==> flow/design.v <==
`timescale 1ns / 1ps
module cordic_sin(
    I_rst_n,         
    I_clk,           
    I_phase,         
    O_cos,           
    O_sin           
    );
    input wire I_rst_n;
    input wire I_clk;
    input wire [14 - 1: 0] I_phase;
    output reg [14 - 1: 0] O_cos ;
    output reg [14 - 1: 0] O_sin ;
    wire [14 - 1: 0] S_cos_0 = 14'd4477;
    wire [14 - 1: 0] S_sin_0 = 0;
    reg [14 - 1: 0] R_cos_1 ;
    reg [14 - 1: 0] R_sin_1 ;
    reg [14 - 1: 0] R_phs_1 ;
    reg [14 - 1: 0] R_cos_2 ;
    reg [14 - 1: 0] R_sin_2 ;
    reg [14 - 1: 0] R_phs_2 ;
    reg [14 - 1: 0] R_cos_3 ;
    reg [14 - 1: 0] R_sin_3 ;
    reg [14 - 1: 0] R_phs_3 ;
    reg [14 - 1: 0] R_cos_4 ;
    reg [14 - 1: 0] R_sin_4 ;
    reg [14 - 1: 0] R_phs_4 ;
    reg [14 - 1: 0] R_cos_5 ;
    reg [14 - 1: 0] R_sin_5 ;
    reg [14 - 1: 0] R_phs_5 ;
    reg [14 - 1: 0] R_cos_6 ;
    reg [14 - 1: 0] R_sin_6 ;
    reg [14 - 1: 0] R_phs_6 ;
    reg [14 - 1: 0] R_cos_7 ;
    reg [14 - 1: 0] R_sin_7 ;
    reg [14 - 1: 0] R_phs_7 ;
    reg [14 - 1: 0] R_cos_8 ;
    reg [14 - 1: 0] R_sin_8 ;
    reg [14 - 1: 0] R_phs_8 ;
    reg [14 - 1: 0] R_cos_9 ;
    reg [14 - 1: 0] R_sin_9 ;
    reg [14 - 1: 0] R_phs_9 ;
    reg [14 - 1: 0] R_cos_10 ;
    reg [14 - 1: 0] R_sin_10 ;
    reg [14 - 1: 0] R_phs_10 ;
    reg [14 - 1: 0] R_cos_11 ;
    reg [14 - 1: 0] R_sin_11 ;
    reg [14 - 1: 0] R_phs_11 ;
    reg [14 - 1: 0] R_cos_12 ;
    reg [14 - 1: 0] R_sin_12 ;
    reg [14 - 1: 0] R_phs_12 ;
    always@(posedge I_clk)
    begin
        if (I_rst_n == 1'b0) begin
            R_cos_1 <= 0;
            R_sin_1 <= 0;
            R_phs_1 <= 0;  
        end
        else begin
            if (I_phase[14 - 1] == 1'b0) begin
                R_cos_1 <= S_cos_0;
                R_sin_1 <= S_sin_0 + S_cos_0;
                R_phs_1 <= I_phase - 14'd1024;
            end
            else begin
                R_cos_1 <= S_cos_0;          
                R_sin_1 <= S_sin_0 - S_cos_0;          
                R_phs_1 <= I_phase + 14'd1024;
            end
        end
    end
    always@(posedge I_clk)                           
    begin                                            
        if (I_rst_n == 1'b0) begin                   
            R_cos_2 <= 0;                            
            R_sin_2 <= 0;                            
            R_phs_2 <= 0;                            
        end                                          
        else begin                                   
            if (R_phs_1[14 - 1] == 1'b0) begin
                R_cos_2 <= R_cos_1 - {R_sin_1[14-1],R_sin_1[14 - 1:1]};                
                R_sin_2 <= R_sin_1 + {R_cos_1[14-1],R_cos_1[14 - 1:1]};                   
                R_phs_2 <= R_phs_1 - 14'd605;        
            end                                      
            else begin                               
                R_cos_2 <= R_cos_1 + {R_sin_1[14-1],R_sin_1[14 - 1:1]};             
                R_sin_2 <= R_sin_1 - {R_cos_1[14-1],R_cos_1[14 - 1:1]};                   
                R_phs_2 <= R_phs_1 + 14'd605;        
            end                                      
        end                                          
    end
    always@(posedge I_clk)                                                           
    begin                                                                            
        if (I_rst_n == 1'b0) begin                                                   
            R_cos_3 <= 0;                                                            
            R_sin_3 <= 0;                                                            
            R_phs_3 <= 0;                                                            
        end                                                                          
        else begin                                                                   
            if (R_phs_2[14 - 1] == 1'b0) begin                                
                R_cos_3 <= R_cos_2 - {R_sin_2[14-1],R_sin_2[14-1],R_sin_2[14 - 1:2]};
                R_sin_3 <= R_sin_2 + {R_cos_2[14-1],R_cos_2[14-1],R_cos_2[14 - 1:2]};
                R_phs_3 <= R_phs_2 - 14'd319;                                        
            end                                                                      
            else begin                                                               
                R_cos_3 <= R_cos_2 + {R_sin_2[14-1],R_sin_2[14-1],R_sin_2[14 - 1:2]};
                R_sin_3 <= R_sin_2 - {R_cos_2[14-1],R_cos_2[14-1],R_cos_2[14 - 1:2]};
                R_phs_3 <= R_phs_2 + 14'd319;                                        
            end                                                                      
        end                                                                          
    end
    always@(posedge I_clk)                                                                                
    begin                                                                                                 
        if (I_rst_n == 1'b0) begin                                                                        
            R_cos_4 <= 0;                                                                                 
            R_sin_4 <= 0;                                                                                 
            R_phs_4 <= 0;                                                                                 
        end                                                                                               
        else begin                                                                                        
            if (R_phs_3[14 - 1] == 1'b0) begin                                                     
                R_cos_4 <= R_cos_3 - {R_sin_3[14-1],R_sin_3[14-1],R_sin_3[14-1],R_sin_3[14 - 1:3]};
                R_sin_4 <= R_sin_3 + {R_cos_3[14-1],R_cos_3[14-1],R_cos_3[14-1],R_cos_3[14 - 1:3]};
                R_phs_4 <= R_phs_3 - 14'd162;                                                             
            end                                                                                           
            else begin                                                                                    
                R_cos_4 <= R_cos_3 + {R_sin_3[14-1],R_sin_3[14-1],R_sin_3[14-1],R_sin_3[14 - 1:3]};
                R_sin_4 <= R_sin_3 - {R_cos_3[14-1],R_cos_3[14-1],R_cos_3[14-1],R_cos_3[14 - 1:3]};
                R_phs_4 <= R_phs_3 + 14'd162;                                                             
            end                                                                                           
        end                                                                                               
    end
    always@(posedge I_clk)                                                                                                     
    begin                                                                                                                      
        if (I_rst_n == 1'b0) begin                                                                                             
            R_cos_5 <= 0;                                                                                                      
            R_sin_5 <= 0;                                                                                                      
            R_phs_5 <= 0;                                                                                                      
        end                                                                                                                    
        else begin                                                                                                             
            if (R_phs_4[14 - 1] == 1'b0) begin                                                                          
                R_cos_5 <= R_cos_4 - {R_sin_4[14-1],R_sin_4[14-1],R_sin_4[14-1],R_sin_4[14-1],R_sin_4[14 - 1:4]};
                R_sin_5 <= R_sin_4 + {R_cos_4[14-1],R_cos_4[14-1],R_cos_4[14-1],R_cos_4[14-1],R_cos_4[14 - 1:4]};
                R_phs_5 <= R_phs_4 - 14'd81;                                                                                  
            end                                                                                                                
            else begin                                                                                                         
                R_cos_5 <= R_cos_4 + {R_sin_4[14-1],R_sin_4[14-1],R_sin_4[14-1],R_sin_4[14-1],R_sin_4[14 - 1:4]};
                R_sin_5 <= R_sin_4 - {R_cos_4[14-1],R_cos_4[14-1],R_cos_4[14-1],R_cos_4[14-1],R_cos_4[14 - 1:4]};
                R_phs_5 <= R_phs_4 + 14'd81;                                                                                  
            end                                                                                                                
        end                                                                                                                    
    end
    always@(posedge I_clk)                                                                                                                          
    begin                                                                                                                                           
        if (I_rst_n == 1'b0) begin                                                                                                                  
            R_cos_6 <= 0;                                                                                                                           
            R_sin_6 <= 0;                                                                                                                           
            R_phs_6 <= 0;                                                                                                                           
        end                                                                                                                                         
        else begin                                                                                                                                  
            if (R_phs_5[14 - 1] == 1'b0) begin                                                                                               
                R_cos_6 <= R_cos_5 - {R_sin_5[14-1],R_sin_5[14-1],R_sin_5[14-1],R_sin_5[14-1],R_sin_5[14-1],R_sin_5[14 - 1:5]};
                R_sin_6 <= R_sin_5 + {R_cos_5[14-1],R_cos_5[14-1],R_cos_5[14-1],R_cos_5[14-1],R_cos_5[14-1],R_cos_5[14 - 1:5]};
                R_phs_6 <= R_phs_5 - 14'd41;                                                                                                       
            end                                                                                                                                     
            else begin                                                                                                                              
                R_cos_6 <= R_cos_5 + {R_sin_5[14-1],R_sin_5[14-1],R_sin_5[14-1],R_sin_5[14-1],R_sin_5[14-1],R_sin_5[14 - 1:5]};
                R_sin_6 <= R_sin_5 - {R_cos_5[14-1],R_cos_5[14-1],R_cos_5[14-1],R_cos_5[14-1],R_cos_5[14-1],R_cos_5[14 - 1:5]};
                R_phs_6 <= R_phs_5 + 14'd41;                                                                                                       
            end                                                                                                                                     
        end                                                                                                                                         
    end
    always@(posedge I_clk)                                                                                                                                                
    begin                                                                                                                                                                 
        if (I_rst_n == 1'b0) begin                                                                                                                                        
            R_cos_7 <= 0;                                                                                                                                                 
            R_sin_7 <= 0;                                                                                                                                                 
            R_phs_7 <= 0;                                                                                                                                                 
        end                                                                                                                                                               
        else begin                                                                                                                                                        
            if (R_phs_6[14 - 1] == 1'b0) begin                                                                                                                     
                R_cos_7 <= R_cos_6 - {R_sin_6[14-1],R_sin_6[14-1],R_sin_6[14-1],R_sin_6[14-1],R_sin_6[14-1],R_sin_6[14-1],R_sin_6[14 - 1:6]}; 
                R_sin_7 <= R_sin_6 + {R_cos_6[14-1],R_cos_6[14-1],R_cos_6[14-1],R_cos_6[14-1],R_cos_6[14-1],R_cos_6[14-1],R_cos_6[14 - 1:6]}; 
                R_phs_7 <= R_phs_6 - 14'd20;                                                                                                                             
            end                                                                                                                                                           
            else begin                                                                                                                                                    
                R_cos_7 <= R_cos_6 + {R_sin_6[14-1],R_sin_6[14-1],R_sin_6[14-1],R_sin_6[14-1],R_sin_6[14-1],R_sin_6[14-1],R_sin_6[14 - 1:6]}; 
                R_sin_7 <= R_sin_6 - {R_cos_6[14-1],R_cos_6[14-1],R_cos_6[14-1],R_cos_6[14-1],R_cos_6[14-1],R_cos_6[14-1],R_cos_6[14 - 1:6]}; 
                R_phs_7 <= R_phs_6 + 14'd20;                                                                                                                             
            end                                                                                                                                                           
        end                                                                                                                                                               
    end                                                                                                                                                                   
    always@(posedge I_clk)                                                                                                                                                                    
    begin                                                                                                                                                                                     
        if (I_rst_n == 1'b0) begin                                                                                                                                                            
            R_cos_8 <= 0;                                                                                                                                                                     
            R_sin_8 <= 0;                                                                                                                                                                     
            R_phs_8 <= 0;                                                                                                                                                                     
        end                                                                                                                                                                                   
        else begin                                                                                                                                                                            
            if (R_phs_7[14 - 1] == 1'b0) begin                                                                                                                                         
                R_cos_8 <= R_cos_7 - {R_sin_7[14-1],R_sin_7[14-1],R_sin_7[14-1],R_sin_7[14-1],R_sin_7[14-1],R_sin_7[14-1],R_sin_7[14-1],R_sin_7[14 - 1:7]};
                R_sin_8 <= R_sin_7 + {R_cos_7[14-1],R_cos_7[14-1],R_cos_7[14-1],R_cos_7[14-1],R_cos_7[14-1],R_cos_7[14-1],R_cos_7[14-1],R_cos_7[14 - 1:7]};
                R_phs_8 <= R_phs_7 - 14'd10;                                                                                                                                                 
            end                                                                                                                                                                               
            else begin                                                                                                                                                                        
                R_cos_8 <= R_cos_7 + {R_sin_7[14-1],R_sin_7[14-1],R_sin_7[14-1],R_sin_7[14-1],R_sin_7[14-1],R_sin_7[14-1],R_sin_7[14-1],R_sin_7[14 - 1:7]};
                R_sin_8 <= R_sin_7 - {R_cos_7[14-1],R_cos_7[14-1],R_cos_7[14-1],R_cos_7[14-1],R_cos_7[14-1],R_cos_7[14-1],R_cos_7[14-1],R_cos_7[14 - 1:7]};
                R_phs_8 <= R_phs_7 + 14'd10;                                                                                                                                                 
            end                                                                                                                                                                               
        end                                                                                                                                                                                   
    end 
    always@(posedge I_clk)                                                                                                                                                                                                     
    begin                                                                                                                                                                                                                      
        if (I_rst_n == 1'b0) begin                                                                                                                                                                                             
            R_cos_9 <= 0;                                                                                                                                                                                                      
            R_sin_9 <= 0;                                                                                                                                                                                                      
            R_phs_9 <= 0;                                                                                                                                                                                                      
        end                                                                                                                                                                                                                    
        else begin                                                                                                                                                                                                             
            if (R_phs_8[14 - 1] == 1'b0) begin                                                                                                                                                                          
                R_cos_9 <= R_cos_8 - {R_sin_8[14-1],R_sin_8[14-1],R_sin_8[14-1],R_sin_8[14-1],R_sin_8[14-1],R_sin_8[14-1],R_sin_8[14-1],R_sin_8[14-1],R_sin_8[14 - 1:8]};            
                R_sin_9 <= R_sin_8 + {R_cos_8[14-1],R_cos_8[14-1],R_cos_8[14-1],R_cos_8[14-1],R_cos_8[14-1],R_cos_8[14-1],R_cos_8[14-1],R_cos_8[14-1],R_cos_8[14 - 1:8]};            
                R_phs_9 <= R_phs_8 - 14'd5;                                                                                                                                                                                  
            end                                                                                                                                                                                                                
            else begin                                                                                                                                                                                                         
                R_cos_9 <= R_cos_8 + {R_sin_8[14-1],R_sin_8[14-1],R_sin_8[14-1],R_sin_8[14-1],R_sin_8[14-1],R_sin_8[14-1],R_sin_8[14-1],R_sin_8[14-1],R_sin_8[14 - 1:8]};             
                R_sin_9 <= R_sin_8 - {R_cos_8[14-1],R_cos_8[14-1],R_cos_8[14-1],R_cos_8[14-1],R_cos_8[14-1],R_cos_8[14-1],R_cos_8[14-1],R_cos_8[14-1],R_cos_8[14 - 1:8]};             
                R_phs_9 <= R_phs_8 + 14'd5;                                                                                                                                                                                  
            end                                                                                                                                                                                                                
        end                                                                                                                                                                                                                    
    end
    always@(posedge I_clk)                                                                                                                                                                                                                       
    begin                                                                                                                                                                                                                                        
        if (I_rst_n == 1'b0) begin                                                                                                                                                                                                               
            R_cos_10 <= 0;                                                                                                                                                                                                                        
            R_sin_10 <= 0;                                                                                                                                                                                                                        
            R_phs_10 <= 0;                                                                                                                                                                                                                        
        end                                                                                                                                                                                                                                      
        else begin                                                                                                                                                                                                                               
            if (R_phs_9[14 - 1] == 1'b0) begin                                                                                                                                                                                            
                R_cos_10 <= R_cos_9 - {R_sin_9[14-1],R_sin_9[14-1],R_sin_9[14-1],R_sin_9[14-1],R_sin_9[14-1],R_sin_9[14-1],R_sin_9[14-1],R_sin_9[14-1],R_sin_9[14-1],R_sin_9[14 - 1:9]};         
                R_sin_10 <= R_sin_9 + {R_cos_9[14-1],R_cos_9[14-1],R_cos_9[14-1],R_cos_9[14-1],R_cos_9[14-1],R_cos_9[14-1],R_cos_9[14-1],R_cos_9[14-1],R_cos_9[14-1],R_cos_9[14 - 1:9]};         
                R_phs_10 <= R_phs_9 - 14'd3;                                                                                                                                                                                                    
            end                                                                                                                                                                                                                                  
            else begin                                                                                                                                                                                                                           
                R_cos_10 <= R_cos_9 + {R_sin_9[14-1],R_sin_9[14-1],R_sin_9[14-1],R_sin_9[14-1],R_sin_9[14-1],R_sin_9[14-1],R_sin_9[14-1],R_sin_9[14-1],R_sin_9[14-1],R_sin_9[14 - 1:9]};          
                R_sin_10 <= R_sin_9 - {R_cos_9[14-1],R_cos_9[14-1],R_cos_9[14-1],R_cos_9[14-1],R_cos_9[14-1],R_cos_9[14-1],R_cos_9[14-1],R_cos_9[14-1],R_cos_9[14-1],R_cos_9[14 - 1:9]};          
                R_phs_10 <= R_phs_9 + 14'd3;                                                                                                                                                                                                    
            end                                                                                                                                                                                                                                  
        end                                                                                                                                                                                                                                      
    end                                                                                                                                                                                                                                                        
    always@(posedge I_clk)                                                                                                                                                                                                                                     
    begin                                                                                                                                                                                                                                                      
        if (I_rst_n == 1'b0) begin                                                                                                                                                                                                                             
            R_cos_11 <= 0;                                                                                                                                                                                                                                     
            R_sin_11 <= 0;                                                                                                                                                                                                                                     
            R_phs_11 <= 0;                                                                                                                                                                                                                                     
        end                                                                                                                                                                                                                                                    
        else begin                                                                                                                                                                                                                                             
            if (R_phs_10[14 - 1] == 1'b0) begin                                                                                                                                                                                                          
                R_cos_11 <= R_cos_10 - {R_sin_10[14-1],R_sin_10[14-1],R_sin_10[14-1],R_sin_10[14-1],R_sin_10[14-1],R_sin_10[14-1],R_sin_10[14-1],R_sin_10[14-1],R_sin_10[14-1],R_sin_10[14-1],R_sin_10[14 - 1:10]}; 
                R_sin_11 <= R_sin_10 + {R_cos_10[14-1],R_cos_10[14-1],R_cos_10[14-1],R_cos_10[14-1],R_cos_10[14-1],R_cos_10[14-1],R_cos_10[14-1],R_cos_10[14-1],R_cos_10[14-1],R_cos_10[14-1],R_cos_10[14 - 1:10]}; 
                R_phs_11 <= R_phs_10 - 14'd1;                                                                                                                                                                                                                
            end                                                                                                                                                                                                                                                
            else begin                                                                                                                                                                                                                                         
                R_cos_11 <= R_cos_10 + {R_sin_10[14-1],R_sin_10[14-1],R_sin_10[14-1],R_sin_10[14-1],R_sin_10[14-1],R_sin_10[14-1],R_sin_10[14-1],R_sin_10[14-1],R_sin_10[14-1],R_sin_10[14-1],R_sin_10[14 - 1:10]};
                R_sin_11 <= R_sin_10 - {R_cos_10[14-1],R_cos_10[14-1],R_cos_10[14-1],R_cos_10[14-1],R_cos_10[14-1],R_cos_10[14-1],R_cos_10[14-1],R_cos_10[14-1],R_cos_10[14-1],R_cos_10[14-1],R_cos_10[14 - 1:10]};
                R_phs_11 <= R_phs_10 + 14'd1;                                                                                                                                                                                                                
            end                                                                                                                                                                                                                                                
        end                                                                                                                                                                                                                                                    
    end                                                                                                                                                                                                                                                                                                                                                          
    always@(posedge I_clk)                                                                                                                                                                                                                                     
    begin                                                                                                                                                                                                                                                      
        if (I_rst_n == 1'b0) begin                                                                                                                                                                                                                             
            R_cos_12 <= 0;                                                                                                                                                                                                                                     
            R_sin_12 <= 0;                                                                                                                                                                                                                                     
            R_phs_12 <= 0;                                                                                                                                                                                                                                     
        end                                                                                                                                                                                                                                                    
        else begin                                                                                                                                                                                                                                             
            if (R_phs_11[14 - 1] == 1'b0) begin                                                                                                                                                                                                          
                R_cos_12 <= R_cos_11 - {R_sin_11[14-1],R_sin_11[14-1],R_sin_11[14-1],R_sin_11[14-1],R_sin_11[14-1],R_sin_11[14-1],R_sin_11[14-1],R_sin_11[14-1],R_sin_11[14-1],R_sin_11[14-1],R_sin_11[14-1],R_sin_11[14 - 1:11]}; 
                R_sin_12 <= R_sin_11 + {R_cos_11[14-1],R_cos_11[14-1],R_cos_11[14-1],R_cos_11[14-1],R_cos_11[14-1],R_cos_11[14-1],R_cos_11[14-1],R_cos_11[14-1],R_cos_11[14-1],R_cos_11[14-1],R_cos_11[14-1],R_cos_11[14 - 1:11]}; 
                R_phs_12 <= R_phs_11 - 14'd1;                                                                                                                                                                                                                
            end                                                                                                                                                                                                                                                
            else begin                                                                                                                                                                                                                                         
                R_cos_12 <= R_cos_11 + {R_sin_11[14-1],R_sin_11[14-1],R_sin_11[14-1],R_sin_11[14-1],R_sin_11[14-1],R_sin_11[14-1],R_sin_11[14-1],R_sin_11[14-1],R_sin_11[14-1],R_sin_11[14-1],R_sin_11[14-1],R_sin_11[14 - 1:11]};
                R_sin_12 <= R_sin_11 - {R_cos_11[14-1],R_cos_11[14-1],R_cos_11[14-1],R_cos_11[14-1],R_cos_11[14-1],R_cos_11[14-1],R_cos_11[14-1],R_cos_11[14-1],R_cos_11[14-1],R_cos_11[14-1],R_cos_11[14-1],R_cos_11[14 - 1:11]};
                R_phs_12 <= R_phs_11 + 14'd1;                                                                                                                                                                                                                
            end                                                                                                                                                                                                                                                
        end                                                                                                                                                                                                                                                    
    end
    always@(posedge I_clk)                                                                                                                                                                                                                                     
    begin                                                                                                                                                                                                                                                      
        if (I_rst_n == 1'b0) begin                                                                                                                                                                                                                             
            O_cos <= 0;                                                                                                                                                                                                                                     
            O_sin <= 0;                                                                                                                                                                                                                                                                                                                                                                                                                                                                         
        end                                                                                                                                                                                                                                                    
        else begin                                                                                                                                                                                                                                             
            if (R_phs_12[14 - 1] == 1'b0) begin                                                                                                                                                                                                          
                O_cos <= R_cos_12 - {R_sin_12[14-1],R_sin_12[14-1],R_sin_12[14-1],R_sin_12[14-1],R_sin_12[14-1],R_sin_12[14-1],R_sin_12[14-1],R_sin_12[14-1],R_sin_12[14-1],R_sin_12[14-1],R_sin_12[14-1],R_sin_12[14-1],R_sin_12[14 - 1:12]}; 
                O_sin <= R_sin_12 + {R_cos_12[14-1],R_cos_12[14-1],R_cos_12[14-1],R_cos_12[14-1],R_cos_12[14-1],R_cos_12[14-1],R_cos_12[14-1],R_cos_12[14-1],R_cos_12[14-1],R_cos_12[14-1],R_cos_12[14-1],R_cos_12[14-1],R_cos_12[14 - 1:12]};                                                                                                                                                                                                             
            end                                                                                                                                                                                                                                                
            else begin                                                                                                                                                                                                                                         
                O_cos <= R_cos_12 + {R_sin_12[14-1],R_sin_12[14-1],R_sin_12[14-1],R_sin_12[14-1],R_sin_12[14-1],R_sin_12[14-1],R_sin_12[14-1],R_sin_12[14-1],R_sin_12[14-1],R_sin_12[14-1],R_sin_12[14-1],R_sin_12[14-1],R_sin_12[14 - 1:12]};
                O_sin <= R_sin_12 - {R_cos_12[14-1],R_cos_12[14-1],R_cos_12[14-1],R_cos_12[14-1],R_cos_12[14-1],R_cos_12[14-1],R_cos_12[14-1],R_cos_12[14-1],R_cos_12[14-1],R_cos_12[14-1],R_cos_12[14-1],R_cos_12[14-1],R_cos_12[14 - 1:12]};                                                                                                                                                                                                          
            end                                                                                                                                                                                                                                                
        end                                                                                                                                                                                                                                                    
    end
endmodule
`timescale 1ns / 1ps
module cordic_native(
    I_rst_n,                 
    I_clk,                   
    I_init_phase,            
    I_change_phase,           
    I_inc_phase,             
    O_cos,                   
    O_sin                    
    );
    input wire I_rst_n;
    input wire I_clk;
    input wire [14 - 1: 0] I_init_phase;
    input wire I_change_phase;
    input wire [14 - 1: 0] I_inc_phase;
    output reg [14 - 1: 0] O_cos;
    output reg [14 - 1: 0] O_sin;
    reg [14 - 1: 0] R_current_phase ;
    wire [14 - 1: 0] S_cos;
    wire [14 - 1: 0] S_sin;
    parameter DIR_FWD = 1'b0;
    parameter DIR_BAK = 1'b1;
    reg R_phase_dir ;
    reg R_cos_dir ;
    parameter MAX_PHASE = 14'd2047;
    parameter MIN_PHASE = -14'd2048;
    wire S_reach_top;  
    assign S_reach_top = (R_current_phase[14 - 1]==0)&&(R_current_phase + I_inc_phase > MAX_PHASE);
    wire S_reach_bottom;  
    assign S_reach_bottom = (R_current_phase[14 - 1]==1)&&(R_current_phase - I_inc_phase < MIN_PHASE);
    always@(posedge I_clk)
    begin
        if (I_rst_n == 0) R_phase_dir <= DIR_FWD;
        else begin
            if (R_phase_dir == DIR_FWD)
                if (S_reach_top) R_phase_dir <= DIR_BAK;
                else R_phase_dir <= DIR_FWD;
            else  
            begin
                if (S_reach_bottom) R_phase_dir <= DIR_FWD;
                else R_phase_dir <= DIR_BAK;
            end
        end
    end
    always @(posedge I_clk)
    begin
        if (I_rst_n == 0) R_current_phase <= I_init_phase;
        else if (I_change_phase == 1'b1) R_current_phase <= I_init_phase;
        else 
            case(R_phase_dir)
            DIR_FWD: if (S_reach_top) R_current_phase <= MAX_PHASE - (R_current_phase + I_inc_phase - MAX_PHASE);
                     else R_current_phase <= R_current_phase + I_inc_phase;
            DIR_BAK: if (S_reach_bottom) R_current_phase <= MIN_PHASE + (R_current_phase - I_inc_phase - MIN_PHASE);
                     else R_current_phase <= R_current_phase - I_inc_phase;
            endcase
    end 
    cordic_sin cordic_sin_inst(
       .I_rst_n(I_rst_n),         
       .I_clk(I_clk),           
       .I_phase(R_current_phase),         
       .O_cos(S_cos),           
       .O_sin(S_sin)           
       );
   reg [13-1:0] R_dir_delay ;
   always @(posedge I_clk)
   begin
       R_dir_delay[0] <= R_phase_dir;
       R_dir_delay[1] <= R_dir_delay[0];
       R_dir_delay[2] <= R_dir_delay[1];
       R_dir_delay[3] <= R_dir_delay[2];
       R_dir_delay[4] <= R_dir_delay[3];
       R_dir_delay[5] <= R_dir_delay[4];
       R_dir_delay[6] <= R_dir_delay[5];
       R_dir_delay[7] <= R_dir_delay[6];
       R_dir_delay[8] <= R_dir_delay[7];
       R_dir_delay[9] <= R_dir_delay[8];
       R_dir_delay[10] <= R_dir_delay[9];
       R_dir_delay[11] <= R_dir_delay[10];
       R_dir_delay[12] <= R_dir_delay[11];
       R_cos_dir <= R_dir_delay[12];
   end
   always @(posedge I_clk)
   begin
       O_sin <= S_sin;
       if (R_cos_dir == DIR_FWD) O_cos <= S_cos;
       else O_cos <= -S_cos;
   end
endmodule
Step by step through the tools: cordic_native
Tool output for the design above, in the order of the flow. Lines are those of the file above, counted from 1. The mark - stands for no value.

Top: cordic_native. Clock input: I_clk. Cell library: sky130hd. Timing corner: tt_025C_1v80.

Word level
Counts by Yosys on the flattened word-level netlist (proc, flatten, opt, wreduce; memories kept). Register bits leave out memories and registers merged into their read ports (data or address); mux counts leave out enables and synchronous resets folded into registers. Print and check cells are left out. Cells with the same type and inputs are merged into one.

Register bits after elaboration: 589. Bits in latches: 0. For memory bits (writable) the number is 0. The entry for memory bits (read-only) reads 0. The figure for word width x clocked read ports is 0. The figure for memories kept is 0. For input bits the number is 31. Under cells after elaboration stands 176.

For $add $sub $neg the number is 79. For $mul the number is 0. Under divide/modulo/power cells stands 0. The entry for order comparisons reads 2. Eq/ne operators: 0. For shifts and indexed selects the number is 0. For multiplexer cells the number is 47. For bitwise gates (word level) the number is 2. The entry for reductions and logical operators reads 2.

Operator list (number): 14-bit 2-to-1 mux (42); 14-bit adder (25); 14-bit subtractor (25); 14-bit by 1-bit adder with 14-bit output (second input constant) (2); 14-bit by 1-bit subtractor with 14-bit output (second input constant) (2); 14-bit by 11-bit subtractor with 14-bit output (second input constant) (2); 14-bit parallel mux with 2-bit select (1); 11-bit by 14-bit subtractor with 14-bit output (first input constant) (1); 14-bit by 10-bit adder with 14-bit output (second input constant) (1); 14-bit by 10-bit subtractor with 14-bit output (second input constant) (1); 14-bit by 11-bit adder with 14-bit output (second input constant) (1); 14-bit by 11-bit > comparator with 1-bit output (second input constant) (1); 14-bit adder (first input constant) (1); 14-bit subtractor (second input constant) (1); 14-bit less-than comparator (second input constant) (1); 14-bit by 2-bit adder with 14-bit output (second input constant) (1); 14-bit by 2-bit subtractor with 14-bit output (second input constant) (1); 14-bit by 3-bit adder with 14-bit output (second input constant) (1); 14-bit by 3-bit subtractor with 14-bit output (second input constant) (1); 14-bit by 4-bit adder with 14-bit output (second input constant) (1); 14-bit by 4-bit subtractor with 14-bit output (second input constant) (1); 14-bit by 5-bit adder with 14-bit output (second input constant) (1); 14-bit by 5-bit subtractor with 14-bit output (second input constant) (1); 14-bit by 6-bit adder with 14-bit output (second input constant) (1); 14-bit by 6-bit subtractor with 14-bit output (second input constant) (1); 14-bit by 7-bit adder with 14-bit output (second input constant) (1); 14-bit by 7-bit subtractor with 14-bit output (second input constant) (1); 14-bit by 8-bit adder with 14-bit output (second input constant) (1).

Not listed: further kinds 8, cells in them 12.

Logic depth
Depth = most cells in a row (Yosys ltp): at word level without a register or memory, in the mapped netlist without a sequential cell, where the memories' decode and read muxes count.

Depth after elaboration: 7. The entry for ABC_AREA reads 0. The figure for depth in mapped cells is 16. Mapped depth without buffers: 16.

Mapped cells and area
Yosys stat after the flow's synthesis: flattened, memories mapped to cells. It holds for the ABC_AREA given above (unset counts as 0); a run with the other value may have another netlist.

Mapped cells: 4224. For cell area after synthesis the number is 36094.6 sq um. For sequential part of the area the number is 11030.6 sq um. Flip-flop cells: 551. For buffers the number is 104.

Cells by type (number): sky130_fd_sc_hd__dfxtp_1 (551); sky130_fd_sc_hd__ha_1 (498); sky130_fd_sc_hd__xnor2_1 (301); sky130_fd_sc_hd__nor2_1 (592); sky130_fd_sc_hd__a21oi_1 (350); sky130_fd_sc_hd__xor2_1 (161); sky130_fd_sc_hd__inv_1 (275); sky130_fd_sc_hd__o21ai_0 (203); sky130_fd_sc_hd__o21bai_1 (123); sky130_fd_sc_hd__nor3_1 (173); sky130_fd_sc_hd__fa_1 (39); sky130_fd_sc_hd__a21o_1 (75); sky130_fd_sc_hd__nand2_1 (119); sky130_fd_sc_hd__and2_1 (71); sky130_fd_sc_hd__a211oi_1 (52); sky130_fd_sc_hd__nand3_1 (73); sky130_fd_sc_hd__mux2i_1 (35); sky130_fd_sc_hd__clkbuf_1 (86).

Not listed: further types 55, cells in them 447. By module: a second synthesis without flattening, with its own total; a netlist apart from the flattened one above.

Cell total of the unflattened synthesis: 4545. The figure for area (unflattened synthesis) is 38619.5 sq um.

Rows give one instance, submodules left out.

Modules: cordic_sin (instances 1, cells 4130, area 34989.8 sq um, sequential area 9889.5 sq um); cordic_native (instances 1, cells 415, area 3629.7 sq um, sequential area 1141.1 sq um).

Worst setup path after synthesis
Path of least setup slack by OpenSTA after synthesis, without wires, with an ideal clock, recovery checks aside; 20% of the period is set as input and as output delay. Where synthesis merged equal registers, the netlist keeps one of their names.

Path kind: input port to flip-flop. From: in I_inc_phase[0]. To: reg R_current_phase[1]. The figure for clock period is 5.0 ns. The entry for external input delay reads 1.000 ns. Under library setup time stands 0.069 ns. The figure for data arrival time is 3.458 ns. Under data required time stands 4.931 ns. The figure for setup slack is 1.473 ns. For path delay the number is 2.527 ns. For driving pins on the path the number is 12. For synthesis period reached the number is 3.527 ns.

"path delay" = arrival - input delay + setup time. "driving pins on the path": output pins that drive a net of the path, with the launching flip-flop's if there is one; two outputs of one cell count as two. "synthesis period reached" is the clock period less the worst setup slack; recovery checks do not enter. This is arithmetic on one report: input and output delays are still those of the set period (20% each). Between the ends stands the longest chain of elaborated cells between them, by number of cells; it is not shown to be the way that was timed. Of several equally long chains one is given. Each line given opens the expression or statement behind the cell; cells for indexed reads and writes are added by Yosys, which also makes memories of some case tables. At most two assigning lines are given for a register; there are more.

Cells stage by stage: sky130_fd_sc_hd__ha_1 > sky130_fd_sc_hd__inv_1 > sky130_fd_sc_hd__fa_1 > sky130_fd_sc_hd__o21ba_2 > sky130_fd_sc_hd__o211a_1 > sky130_fd_sc_hd__o21ai_0 > sky130_fd_sc_hd__a21oi_1 > sky130_fd_sc_hd__or3_4 > sky130_fd_sc_hd__a31oi_2 > sky130_fd_sc_hd__mux2_1 > sky130_fd_sc_hd__mux2_2 > sky130_fd_sc_hd__o21ai_1. For cells in the longest elaborated chain the number is 7.

RTL lines, path post-synthesis: start: declaration (RTL line 324) `input wire [14 - 1: 0] I_inc_phase;`; 14-bit subtractor x2 (RTL line 362) `DIR_BAK: if (S_reach_bottom) R_current_phase <= MIN_PHASE + (R_current_phase - I_inc_phase - MIN_PHASE);`; 14-bit adder (RTL line 362); 14-bit 2-to-1 mux (RTL line 362); 14-bit parallel mux with 2-bit select (RTL line 359) `case(R_phase_dir)`; 14-bit 2-to-1 mux (RTL line 357) `else if (I_change_phase == 1'b1) R_current_phase <= I_init_phase;`; 14-bit 2-to-1 mux (RTL line 356) `if (I_rst_n == 0) R_current_phase <= I_init_phase;`; end: assignment (RTL line 356); end: assignment (RTL line 357); end: declaration (RTL line 327) `reg [14 - 1: 0] R_current_phase ;`.

Path in the finished layout
Path of least setup slack in the final report of run A (OpenROAD, finished layout, wires in). Where an end is a register, its clock arrival counts in the times.

Path kind: input port to flip-flop. From: in I_inc_phase[0]. To: reg R_current_phase[1]. The figure for clock period is 4.1 ns. The entry for external input delay reads 0.82 ns. Under library setup time stands 0.07 ns. The figure for data arrival time is 4.06 ns. Under data required time stands 4.62 ns. The figure for setup slack is 0.57 ns. For driving pins on the path the number is 14.

Between the ends stands the longest chain of elaborated cells between them, by number of cells; it is not shown to be the way that was timed. Of several equally long chains one is given. At most two assigning lines are given for a register; there are more.

Cells stage by stage: sky130_fd_sc_hd__clkdlybuf4s50_1 > sky130_fd_sc_hd__ha_1 > sky130_fd_sc_hd__inv_1 > sky130_fd_sc_hd__fa_1 > sky130_fd_sc_hd__o21ba_2 > sky130_fd_sc_hd__o211a_1 > sky130_fd_sc_hd__o21ai_0 > sky130_fd_sc_hd__a21oi_1 > sky130_fd_sc_hd__or3_4 > sky130_fd_sc_hd__a31oi_2 > sky130_fd_sc_hd__buf_4 > sky130_fd_sc_hd__mux2_1 > sky130_fd_sc_hd__mux2_2 > sky130_fd_sc_hd__o21ai_1. For cells in the longest elaborated chain the number is 7.

RTL lines, path post-layout: start: declaration (RTL line 324) `input wire [14 - 1: 0] I_inc_phase;`; 14-bit subtractor x2 (RTL line 362) `DIR_BAK: if (S_reach_bottom) R_current_phase <= MIN_PHASE + (R_current_phase - I_inc_phase - MIN_PHASE);`; 14-bit adder (RTL line 362); 14-bit 2-to-1 mux (RTL line 362); 14-bit parallel mux with 2-bit select (RTL line 359) `case(R_phase_dir)`; 14-bit 2-to-1 mux (RTL line 357) `else if (I_change_phase == 1'b1) R_current_phase <= I_init_phase;`; 14-bit 2-to-1 mux (RTL line 356) `if (I_rst_n == 0) R_current_phase <= I_init_phase;`; end: assignment (RTL line 356); end: assignment (RTL line 357); end: declaration (RTL line 327) `reg [14 - 1: 0] R_current_phase ;`.

FLOW RESULTS
============

Stored flow runs of cordic_native (5 of them; Yosys, OpenROAD, sky130hd). They differ in their settings and are not a sequence. Constraints: input delay and output delay 20% of the set period each, output load 0.01 pF. By "period reached" is meant the clock period of the run minus its worst setup slack. This is arithmetic on one report: input and output delays are still those of the set period (20% each). "critical path time" = time allowed to the worst setup path (clock period - input delay - output delay, where it has them) - its slack; a late launch clock adds to it, a late capture clock takes from it.

Run A has these settings: CORE_UTILIZATION 40; period_ns 4.1; CAP_MARGIN 20; CORE_MARGIN 2; SLEW_MARGIN 20. For the setup slack of the worst path the run shows 0.567 ns. The period reached is 3.533 ns. The full die area is 92,656.3 sq um. The measured lowest hold slack is 0.323 ns. The standard-cell area of the final layout stands at 40,435.0 sq um. For the utilization after routing the run shows 45.1%. The measured critical path time is 2.71 ns. Worst setup path kind: input port to flip-flop. The measured mapped cell area after synthesis is 36,094.6 sq um. The setup TNS reads 0.000 ns.

Run B has these settings: CORE_UTILIZATION 40; SETUP_SLACK_MARGIN 0.89; period_ns 4.1; CAP_MARGIN 20; CORE_MARGIN 2; SLEW_MARGIN 20. For the setup slack of the worst path the run shows 0.902 ns. The period reached is 3.198 ns. The full die area is 92,656.3 sq um. The measured lowest hold slack is 0.323 ns. The standard-cell area of the final layout stands at 41,402.2 sq um. For the utilization after routing the run shows 46.1%. The measured critical path time is 2.38 ns. Worst setup path kind: input port to flip-flop. The measured mapped cell area after synthesis is 36,094.6 sq um. The setup TNS reads 0.000 ns.

Run C has these settings: CELL_PAD_IN_SITES_DETAIL_PLACEMENT 2; CORE_ASPECT_RATIO 0.91; CORE_MARGIN 3; MAX_ROUTING_LAYER met4; PLACE_DENSITY_LB_ADDON 0.26; TNS_END_PERCENT 50; period_ns 5.0; CAP_MARGIN 20; CORE_UTILIZATION 40; SLEW_MARGIN 20. For the setup slack of the worst path the run shows 0.167 ns. The period reached is 4.833 ns. The full die area is 93,880.9 sq um. The measured lowest hold slack is 0.329 ns. The standard-cell area of the final layout stands at 40,146.0 sq um. For the utilization after routing the run shows 45.1%. The measured critical path time is 4.83 ns. Worst setup path kind: flip-flop to flip-flop. The measured mapped cell area after synthesis is 36,094.6 sq um. The setup TNS reads 0.000 ns.

Run D has these settings: CELL_PAD_IN_SITES_DETAIL_PLACEMENT 2; CELL_PAD_IN_SITES_GLOBAL_PLACEMENT 3; CORE_ASPECT_RATIO 0.91; CORE_MARGIN 3; CORE_UTILIZATION 23; MAX_ROUTING_LAYER met4; PLACE_DENSITY_LB_ADDON 0.23; TNS_END_PERCENT 50; period_ns 5.0; CAP_MARGIN 20; SLEW_MARGIN 20. For the setup slack of the worst path the run shows 1.022 ns. The period reached is 3.978 ns. The full die area is 161,727.0 sq um. The measured lowest hold slack is 0.324 ns. The standard-cell area of the final layout stands at 41,483.5 sq um. For the utilization after routing the run shows 26.6%. The measured critical path time is 3.98 ns. Worst setup path kind: flip-flop to flip-flop. The measured mapped cell area after synthesis is 36,094.6 sq um. The setup TNS reads 0.000 ns.

Run E has these settings: CAP_MARGIN 15; CELL_PAD_IN_SITES_DETAIL_PLACEMENT 0; CORE_MARGIN 10; CORE_UTILIZATION 43; PLACE_DENSITY_LB_ADDON 0.26; SETUP_SLACK_MARGIN -0.1; period_ns 5.49; SLEW_MARGIN 20. For the setup slack of the worst path the run shows 1.469 ns. The period reached is 4.021 ns. The full die area is 95,929.6 sq um. The measured lowest hold slack is 0.318 ns. The standard-cell area of the final layout stands at 39,878.2 sq um. For the utilization after routing the run shows 47.8%. The measured critical path time is 2.92 ns. Worst setup path kind: input port to flip-flop. The measured mapped cell area after synthesis is 36,094.6 sq um. The setup TNS reads 0.000 ns.
